==> flow/design.v <==
module ALU (
    input [15:0] data1,
    input [15:0] data2,
    input [3:0] alu_op,  
    output reg [15:0] result
);
    always @(*) begin
        case (alu_op)
            4'b0000: result = data1 + data2;  
            4'b0001: result = data1 - data2;  
            4'b0010: result = data1 & data2;  
            4'b0011: result = data1 | data2;  
            4'b0100: result = data1 ^ data2;  
            4'b0101: result = ~data1;         
            4'b0110: result = data1 << data2[3:0];  
            4'b0111: result = data1 >> data2[3:0];  
            4'b1000: result = (data1 < data2) ? 16'b1 : 16'b0;  
            default: result = 16'b0;
        endcase
    end
endmodule
module Control_Unit (
    input [15:0] instr,
    output reg [3:0] alu_op,
    output reg mem_read,
    output reg mem_write,
    output reg reg_write,
    output reg [3:0] write_reg
);
    always @(*) begin
        case(instr[15:12])
            4'b0000: begin  
                alu_op = 4'b0000;
                mem_read = 1'b0;
                mem_write = 1'b0;
                reg_write = 1'b0;
                write_reg = 4'b0000;
            end
            4'b0001: begin  
                alu_op = 4'b0000;
                mem_read = 1'b0;
                mem_write = 1'b0;
                reg_write = 1'b1;
                write_reg = instr[11:8];
            end
            4'b0010: begin  
                alu_op = 4'b0001;
                mem_read = 1'b0;
                mem_write = 1'b0;
                reg_write = 1'b1;
                write_reg = instr[11:8];
            end
            4'b0011: begin  
                alu_op = 4'b0010;
                mem_read = 1'b0;
                mem_write = 1'b0;
                reg_write = 1'b1;
                write_reg = instr[11:8];
            end
            4'b0100: begin  
                alu_op = 4'b0011;
                mem_read = 1'b0;
                mem_write = 1'b0;
                reg_write = 1'b1;
                write_reg = instr[11:8];
            end
            4'b0101: begin  
                alu_op = 4'b0000;  
                mem_read = 1'b1;
                mem_write = 1'b0;
                reg_write = 1'b1;
                write_reg = instr[11:8];
            end
            4'b0110: begin  
                alu_op = 4'b0000;  
                mem_read = 1'b0;
                mem_write = 1'b1;
                reg_write = 1'b0;
                write_reg = 4'b0000;
            end
            default: begin
                alu_op = 4'b0000;
                mem_read = 1'b0;
                mem_write = 1'b0;
                reg_write = 1'b0;
                write_reg = 4'b0000;
            end
        endcase
    end
endmodule
module Register_File (
    input clk,
    input reset,
    input [3:0] read_reg1,
    input [3:0] read_reg2,
    input [3:0] write_reg,
    input [15:0] write_data,
    input reg_write,
    output [15:0] reg_data1,
    output [15:0] reg_data2
);
    reg [15:0] registers [0:15];
    integer i;
    always @(posedge clk or posedge reset) begin
        if(reset) begin
            for(i=0;i<16;i=i+1)
                registers[i]<=16'b0;
                end
        else if (reg_write) begin
            registers[write_reg] <= write_data;
        end
    end
    assign reg_data1 = registers[read_reg1];
    assign reg_data2 = registers[read_reg2];
endmodule
module Hazard_Detection_Unit (
    input [15:0] if_id_instr,
    input id_ex_mem_read,
    input [3:0] id_ex_write_reg,
    output reg hazard_detected
);
    always @(*) begin
        hazard_detected = (id_ex_mem_read &&
                           (id_ex_write_reg == if_id_instr[11:8] ||
                            id_ex_write_reg == if_id_instr[7:4]));
    end
endmodule
module CPU (
    input clk, 
    input reset, 
    output [15:0] pc, 
    input [15:0] instr, 
    output [15:0] alu_out, 
    output mem_read, 
    output mem_write, 
    input [15:0] mem_data
);
    reg [15:0] pc_reg;
    reg [15:0] if_id_instr;
    reg [15:0] id_ex_reg_data1, id_ex_reg_data2;
    reg [3:0] id_ex_alu_op;
    reg [15:0] id_ex_instr;
    reg id_ex_mem_read, id_ex_mem_write, id_ex_reg_write;
    reg [3:0] id_ex_write_reg;
    wire [15:0] alu_result;
    wire hazard_detected;
    wire [15:0] rf_reg_data1, rf_reg_data2;
    wire [3:0] alu_op;
    wire reg_write;
    wire [3:0] write_reg;
    wire [15:0] write_data;
    reg [15:0] ex_mem_alu_result;
    reg ex_mem_mem_read, ex_mem_mem_write, ex_mem_reg_write;
    reg [3:0] ex_mem_write_reg;
    always @(posedge clk or posedge reset) begin
        if (reset) begin
            pc_reg <= 0;
            if_id_instr <= 16'b0;
        end else if (!hazard_detected) begin
            pc_reg <= pc_reg + 1;
            if_id_instr <= instr;
        end
    end
    Control_Unit cu (
        .instr(if_id_instr), 
        .alu_op(alu_op), 
        .mem_read(mem_read), 
        .mem_write(mem_write), 
        .reg_write(reg_write), 
        .write_reg(write_reg)
    );
    Register_File rf (
        .clk(clk), 
        .reset(reset),
        .read_reg1(if_id_instr[11:8]), 
        .read_reg2(if_id_instr[7:4]), 
        .write_reg(ex_mem_write_reg), 
        .write_data(write_data), 
        .reg_write(ex_mem_reg_write), 
        .reg_data1(rf_reg_data1), 
        .reg_data2(rf_reg_data2)
    );
    ALU alu (
        .data1(id_ex_reg_data1), 
        .data2(id_ex_reg_data2), 
        .alu_op(id_ex_alu_op), 
        .result(alu_result)
    );
    Hazard_Detection_Unit hdu (
        .if_id_instr(if_id_instr),
        .id_ex_mem_read(id_ex_mem_read),
        .id_ex_write_reg(id_ex_write_reg),
        .hazard_detected(hazard_detected)
    );
    assign pc = pc_reg;
    assign alu_out = ex_mem_alu_result;
    always @(posedge clk or posedge reset) begin
        if (reset) begin
            id_ex_reg_data1 <= 16'b0;
            id_ex_reg_data2 <= 16'b0;
            id_ex_alu_op <= 4'b0;
            id_ex_instr <= 16'b0;
            id_ex_mem_read <= 1'b0;
            id_ex_mem_write <= 1'b0;
            id_ex_reg_write <= 1'b0;
            id_ex_write_reg <= 4'b0;
        end else if (!hazard_detected) begin
            id_ex_reg_data1 <= rf_reg_data1;
            id_ex_reg_data2 <= rf_reg_data2;
            id_ex_alu_op <= alu_op;
            id_ex_instr <= if_id_instr;
            id_ex_mem_read <= mem_read;
            id_ex_mem_write <= mem_write;
            id_ex_reg_write <= reg_write;
            id_ex_write_reg <= write_reg;
        end
    end
    always @(posedge clk or posedge reset) begin
        if (reset) begin
            ex_mem_alu_result <= 16'b0;
            ex_mem_mem_read <= 1'b0;
            ex_mem_mem_write <= 1'b0;
            ex_mem_reg_write <= 1'b0;
            ex_mem_write_reg <= 4'b0;
        end else begin
            ex_mem_alu_result <= alu_result;
            ex_mem_mem_read <= id_ex_mem_read;
            ex_mem_mem_write <= id_ex_mem_write;
            ex_mem_reg_write <= id_ex_reg_write;
            ex_mem_write_reg <= id_ex_write_reg;
        end
    end
    assign write_data = ex_mem_mem_read ? mem_data : ex_mem_alu_result;
endmodule
# From RTL to reports: CPU
# Each step is given for the RTL above and for the edited RTL.
# "orig" refers to lines of the RTL above, "edited" to lines of the edited file.
# "change" is "edited" less "orig", of the values as shown; "change_rel_pct" is that difference over "orig", in percent.
# Operators carry their Yosys type and port widths (W data, S select, Z words).
# Library cell names are shortened.
# A cell with n/a has no value.
# inputs
design	CPU
clock_port	clk
cell_library	sky130hd
lib_corner	tt_025C_1v80

# Diff
# The edit as a unified diff against the file above.
# A script made this edit. It changes what the design does and was not meant as an optimisation.
# begin of diff
@@ -157,5 +157,5 @@
             pc_reg <= 0;
             if_id_instr <= 16'b0;
-        end else if (!hazard_detected) begin
+        end else begin
             pc_reg <= pc_reg + 1;
             if_id_instr <= instr;
# end of diff

# Word-level counts
# Counts by Yosys on the flattened word-level netlist (proc, flatten, opt, wreduce). Print and check cells are left out. Cells with the same type and inputs are merged into one.
# word_totals
element	orig	edited	change	change_rel_pct
latch_bits	0	0	0	n/a
inputBits	34	34	0	0.00
romBits	0	0	0	n/a
ramBits	0	0	0	n/a
output_inout_bits	34	34	0	0.00
register_bits	352	352	0	0.00
elab_cells	132	132	0	0.00
clocked_rd_ports_x_width	0	0	0	n/a
memories	0	0	0	n/a
# op_classes
element	orig	edited	change	change_rel_pct
n_logic	4	4	0	0.00
mul	0	0	0	n/a
mux	10	10	0	0.00
compare	1	1	0	0.00
n_eq	61	61	0	0.00
n_addsub	3	3	0	0.00
n_reduce_logical	23	23	0	0.00
div	0	0	0	n/a
shifts	2	2	0	0.00
# Unchanged operator kinds not shown: 26.

# Longest topological paths
# Yosys ltp: most cells in a row. Word level: on the elaborated netlist, between registers, memories and ports. Mapped: between sequential cells and ports; inverters and the memories' decode and read muxes count.
# logic_depth
element	orig	edited	change	change_rel_pct
depth_word	3	3	0	0.00
ABC_AREA	0	0	n/a	n/a
mapped_depth	14	14	0	0.00
depth_no_buf	14	14	0	0.00

# Mapped cells and area
# The flow's flattened synthesis, as Yosys stat reports it; memories are mapped. The netlist is that of the ABC_AREA named above (0 if unset); the other value can give another one.
# synth_totals
element	orig	edited	change	change_rel_pct
cell_count	1954	1999	45	2.30
sequential_area_um2	8709.6	8709.6	0.0	0.00
buf_cells	167	165	-2	-1.20
synth_area_um2	18154.9	18325.1	170.2	0.94
ff_cells	348	348	0	0.00
# types
cell	orig	edited	change	change_rel_pct
nand2_1	199	162	-37	-18.59
nor2_1	220	251	31	14.09
a21oi_1	211	237	26	12.32
nand4_1	21	7	-14	-66.67
inv_1	20	33	13	65.00
o21ai_0	156	167	11	7.05
a22oi_1	85	75	-10	-11.76
mux2_2	21	30	9	42.86
a222oi_1	18	9	-9	-50.00
and3_1	12	20	8	66.67
o21ai_1	9	1	-8	-88.89
a211oi_1	4	12	8	200.00
o32ai_1	3	11	8	266.67
clkbuf_1	94	101	7	7.45
xnor2_1	33	26	-7	-21.21
buf_4	13	6	-7	-53.85
mux2i_1	36	42	6	16.67
nor3_1	22	16	-6	-27.27
# Unchanged cell types not shown: 12.
# Not every row of either side is listed.
# By module: a second synthesis without flattening, with its own total; a netlist apart from the flattened one above.
# unflattened
element	orig	edited	change	change_rel_pct
hier_cells	2055	2034	-21	-1.02
hier_area_um2	22153.7	21896.0	-257.7	-1.16
# Rows give one instance, submodules left out.
# by_module_orig
mod	area_um2	cells	seq_area_um2	instances
Register_File	14358.8	1236	6406.1	1
ALU	3933.8	564	0.0	1
CPU	3648.5	226	2402.3	1
Control_Unit	122.6	18	0.0	1
Hazard_Detection_Unit	90.1	11	0.0	1
# by_module_edited
mod	area_um2	cells	seq_area_um2	instances
Register_File	14358.8	1236	6406.1	1
ALU	3933.8	564	0.0	1
CPU	3390.8	205	2402.3	1
Control_Unit	122.6	18	0.0	1
Hazard_Detection_Unit	90.1	11	0.0	1

# Timing after synthesis
# OpenSTA on the mapped netlist: ideal clock, no wires. The path of least setup slack (recovery checks aside). Input and output delay are each 20% of the period. Register names are those of the netlist, which keeps one name where synthesis merged equal registers.
# synth_path
element	orig	edited	change	change_rel_pct
kind	reg2reg	reg2reg	n/a	n/a
from	reg id_ex_reg_data2[4]	reg id_ex_reg_data2[4]	n/a	n/a
to	reg ex_mem_alu_result[15]	reg ex_mem_alu_result[15]	n/a	n/a
delay_ns	2.950	3.075	0.125	4.24
path_buffers	0	0	0	n/a
required_ns	3.368	3.380	0.012	0.36
setup_ns	0.132	0.120	-0.012	n/a
path_slack_ns	0.550	0.425	-0.125	n/a
t_first_pin_ns	0.000	0.000	0.000	n/a
period_ns	3.5	3.5	0.0	0.00
driving_pins	13	12	-1	-7.69
arrival_ns	2.818	2.955	0.137	4.86
period_less_setup_slack_ns	2.95	3.075	0.125	4.24
# "delay_ns" = arrival - input delay + setup time.
# "driving_pins": output pins that drive a net of the path, with the launching flip-flop's if there is one; two outputs of one cell count as two.
# "period_less_setup_slack_ns" = period - worst setup slack (recovery checks aside). The figure is calculated, with input and output delays left at 20% of the set period.
# Between the ends stands the longest chain of elaborated cells between them, by number of cells; it is not shown to be the way that was timed. Of several equally long chains one is given.
# A line is the first line of the expression or statement that the cell stems from. Yosys adds cells for indexed reads and writes and turns some case tables into memories.
# synth_between_orig
cell_sequence	dfrtp_1 -> or3_4 -> nor3_1 -> and3b_1 -> a31oi_1 -> xnor2_1 -> ha_1 -> and2_1 -> and3_2 -> a221o_1 -> a31oi_1 -> xnor2_1 -> o211ai_2
elab_chain_len	2
cells_between	3
cone_lines	3
classes_between	2 x add/sub; 1 x mux
# synth_lines_orig
element	line_no	text
start: declaration	140	reg [15:0] id_ex_reg_data1, id_ex_reg_data2;
start: assignment	200	id_ex_reg_data2 <= 16'b0;
start: assignment	209	id_ex_reg_data2 <= rf_reg_data2;
$sub A16 B16 Y16	10	4'b0001: result = data1 - data2;
$pmux W16 S9	8	case (alu_op)
end: assignment	220	ex_mem_alu_result <= 16'b0;
end: assignment	226	ex_mem_alu_result <= alu_result;
end: declaration	152	reg [15:0] ex_mem_alu_result;
# synth_between_edited
cell_sequence	dfrtp_1 -> or3_1 -> or3_1 -> nor4_2 -> a31oi_1 -> xnor2_1 -> ha_1 -> a211oi_1 -> nor2_1 -> a2111oi_0 -> o21ai_0 -> a31o_1
elab_chain_len	2
cells_between	3
cone_lines	3
classes_between	2 x add/sub; 1 x mux
# synth_lines_edited
element	line_no	text
start: declaration	140	reg [15:0] id_ex_reg_data1, id_ex_reg_data2;
start: assignment	200	id_ex_reg_data2 <= 16'b0;
start: assignment	209	id_ex_reg_data2 <= rf_reg_data2;
$sub A16 B16 Y16	10	4'b0001: result = data1 - data2;
$pmux W16 S9	8	case (alu_op)
end: assignment	220	ex_mem_alu_result <= 16'b0;
end: assignment	226	ex_mem_alu_result <= alu_result;
end: declaration	152	reg [15:0] ex_mem_alu_result;

# Worst path after layout
# Path of least setup slack in the final report of the runs of pair 1 (OpenROAD, finished layout, wires in). Where an end is a register, its clock arrival counts in the times.
# layout_path
element	orig	edited	change	change_rel_pct
kind	reg2reg	reg2reg	n/a	n/a
from	reg id_ex_reg_data2[4]	reg id_ex_reg_data2[4]	n/a	n/a
to	reg ex_mem_alu_result[15]	reg ex_mem_alu_result[13]	n/a	n/a
required_ns	3.94	3.95	0.01	0.25
t_first_pin_ns	0.56	0.57	0.01	1.79
arrival_ns	3.54	3.50	-0.04	-1.13
driving_pins	15	13	-2	-13.33
setup_ns	0.12	0.11	-0.01	n/a
path_buffers	2	0	-2	-100.00
period_ns	3.5	3.5	0.0	0.00
path_slack_ns	0.41	0.45	0.04	n/a
# Between the ends stands the longest chain of elaborated cells between them, by number of cells; it is not shown to be the way that was timed. Of several equally long chains one is given.
# layout_between_orig
cell_sequence	dfrtp_1 -> or3_4 -> nor3_4 -> and3b_2 -> buf_4 -> nor2_2 -> xnor2_2 -> ha_1 -> buf_4 -> nand2_1 -> o21ai_2 -> a221o_1 -> a31oi_2 -> xnor2_1 -> o211ai_2
elab_chain_len	2
cells_between	3
cone_lines	3
classes_between	2 x add/sub; 1 x mux
# layout_lines_orig
element	line_no	text
start: declaration	140	reg [15:0] id_ex_reg_data1, id_ex_reg_data2;
start: assignment	200	id_ex_reg_data2 <= 16'b0;
start: assignment	209	id_ex_reg_data2 <= rf_reg_data2;
$sub A16 B16 Y16	10	4'b0001: result = data1 - data2;
$pmux W16 S9	8	case (alu_op)
end: assignment	220	ex_mem_alu_result <= 16'b0;
end: assignment	226	ex_mem_alu_result <= alu_result;
end: declaration	152	reg [15:0] ex_mem_alu_result;
# layout_between_edited
cell_sequence	dfrtp_1 -> or3_4 -> or3_4 -> nor4_4 -> nor2_1 -> xnor2_1 -> ha_1 -> and3_4 -> and4_1 -> o21ai_1 -> a21oi_2 -> mux2i_1 -> nand2_1
elab_chain_len	2
cells_between	3
cone_lines	3
classes_between	2 x add/sub; 1 x mux
# layout_lines_edited
element	line_no	text
start: declaration	140	reg [15:0] id_ex_reg_data1, id_ex_reg_data2;
start: assignment	200	id_ex_reg_data2 <= 16'b0;
start: assignment	209	id_ex_reg_data2 <= rf_reg_data2;
$sub A16 B16 Y16	10	4'b0001: result = data1 - data2;
$pmux W16 S9	8	case (alu_op)
end: assignment	220	ex_mem_alu_result <= 16'b0;
end: assignment	226	ex_mem_alu_result <= alu_result;
end: declaration	152	reg [15:0] ex_mem_alu_result;

# Measured runs
# Both versions went through the flow (Yosys, OpenROAD) with the same settings in each pair. Constraints: input delay and output delay 20% of the set period each, output load 0.01 pF.
# settings_pair_1
CORE_UTILIZATION	40
SETUP_SLACK_MARGIN	1.5
period_ns	3.5
CAP_MARGIN	20
CORE_MARGIN	2
SLEW_MARGIN	20
# measured_pair_1
element	orig	edited	change	change_rel_pct
design_power_uw	15860	14785	-1075	-6.78
worstSetupSlack_ns	0.407	0.454	0.047	n/a
yosys.chip_area_um2	18154.9	18325.1	170.2	0.94
cell_area_final_um2	25774.7	25226.7	-548.0	-2.13
die_area_um2	47106.4	47541.4	435.0	0.92
util_frac	0.572	0.557	-0.015	n/a
clock_period_reached_ns	3.093	3.046	-0.047	-1.52
holdWs_ns	0.388	0.391	0.003	n/a
# settings_pair_2
ABC_AREA	0
CAP_MARGIN	20
CELL_PAD_IN_SITES_DETAIL_PLACEMENT	0
CELL_PAD_IN_SITES_GLOBAL_PLACEMENT	0
CORE_UTILIZATION	54
CTS_CLUSTER_SIZE	94
MAX_ROUTING_LAYER	met4
SETUP_SLACK_MARGIN	-0.09
SLEW_MARGIN	25
period_ns	2.25
CORE_MARGIN	2
# measured_pair_2
element	orig	edited	change	change_rel_pct
design_power_uw	24631	22946	-1685	-6.84
worstSetupSlack_ns	-0.908	-0.812	0.096	n/a
yosys.chip_area_um2	18154.9	18325.1	170.2	0.94
cell_area_final_um2	23789.1	23722.8	-66.3	-0.28
die_area_um2	35103.8	35424.9	321.1	0.91
util_frac	0.715	0.709	-0.006	n/a
clock_period_reached_ns	3.158	3.062	-0.096	-3.04
# "clock_period_reached_ns" is the run's clock period less its worst setup slack. It is reckoned from that one timing run; input and output delays stay at 20% of the period that was set.
# "design_power_uw" is the tool's figure for a default switching activity; nothing was simulated.
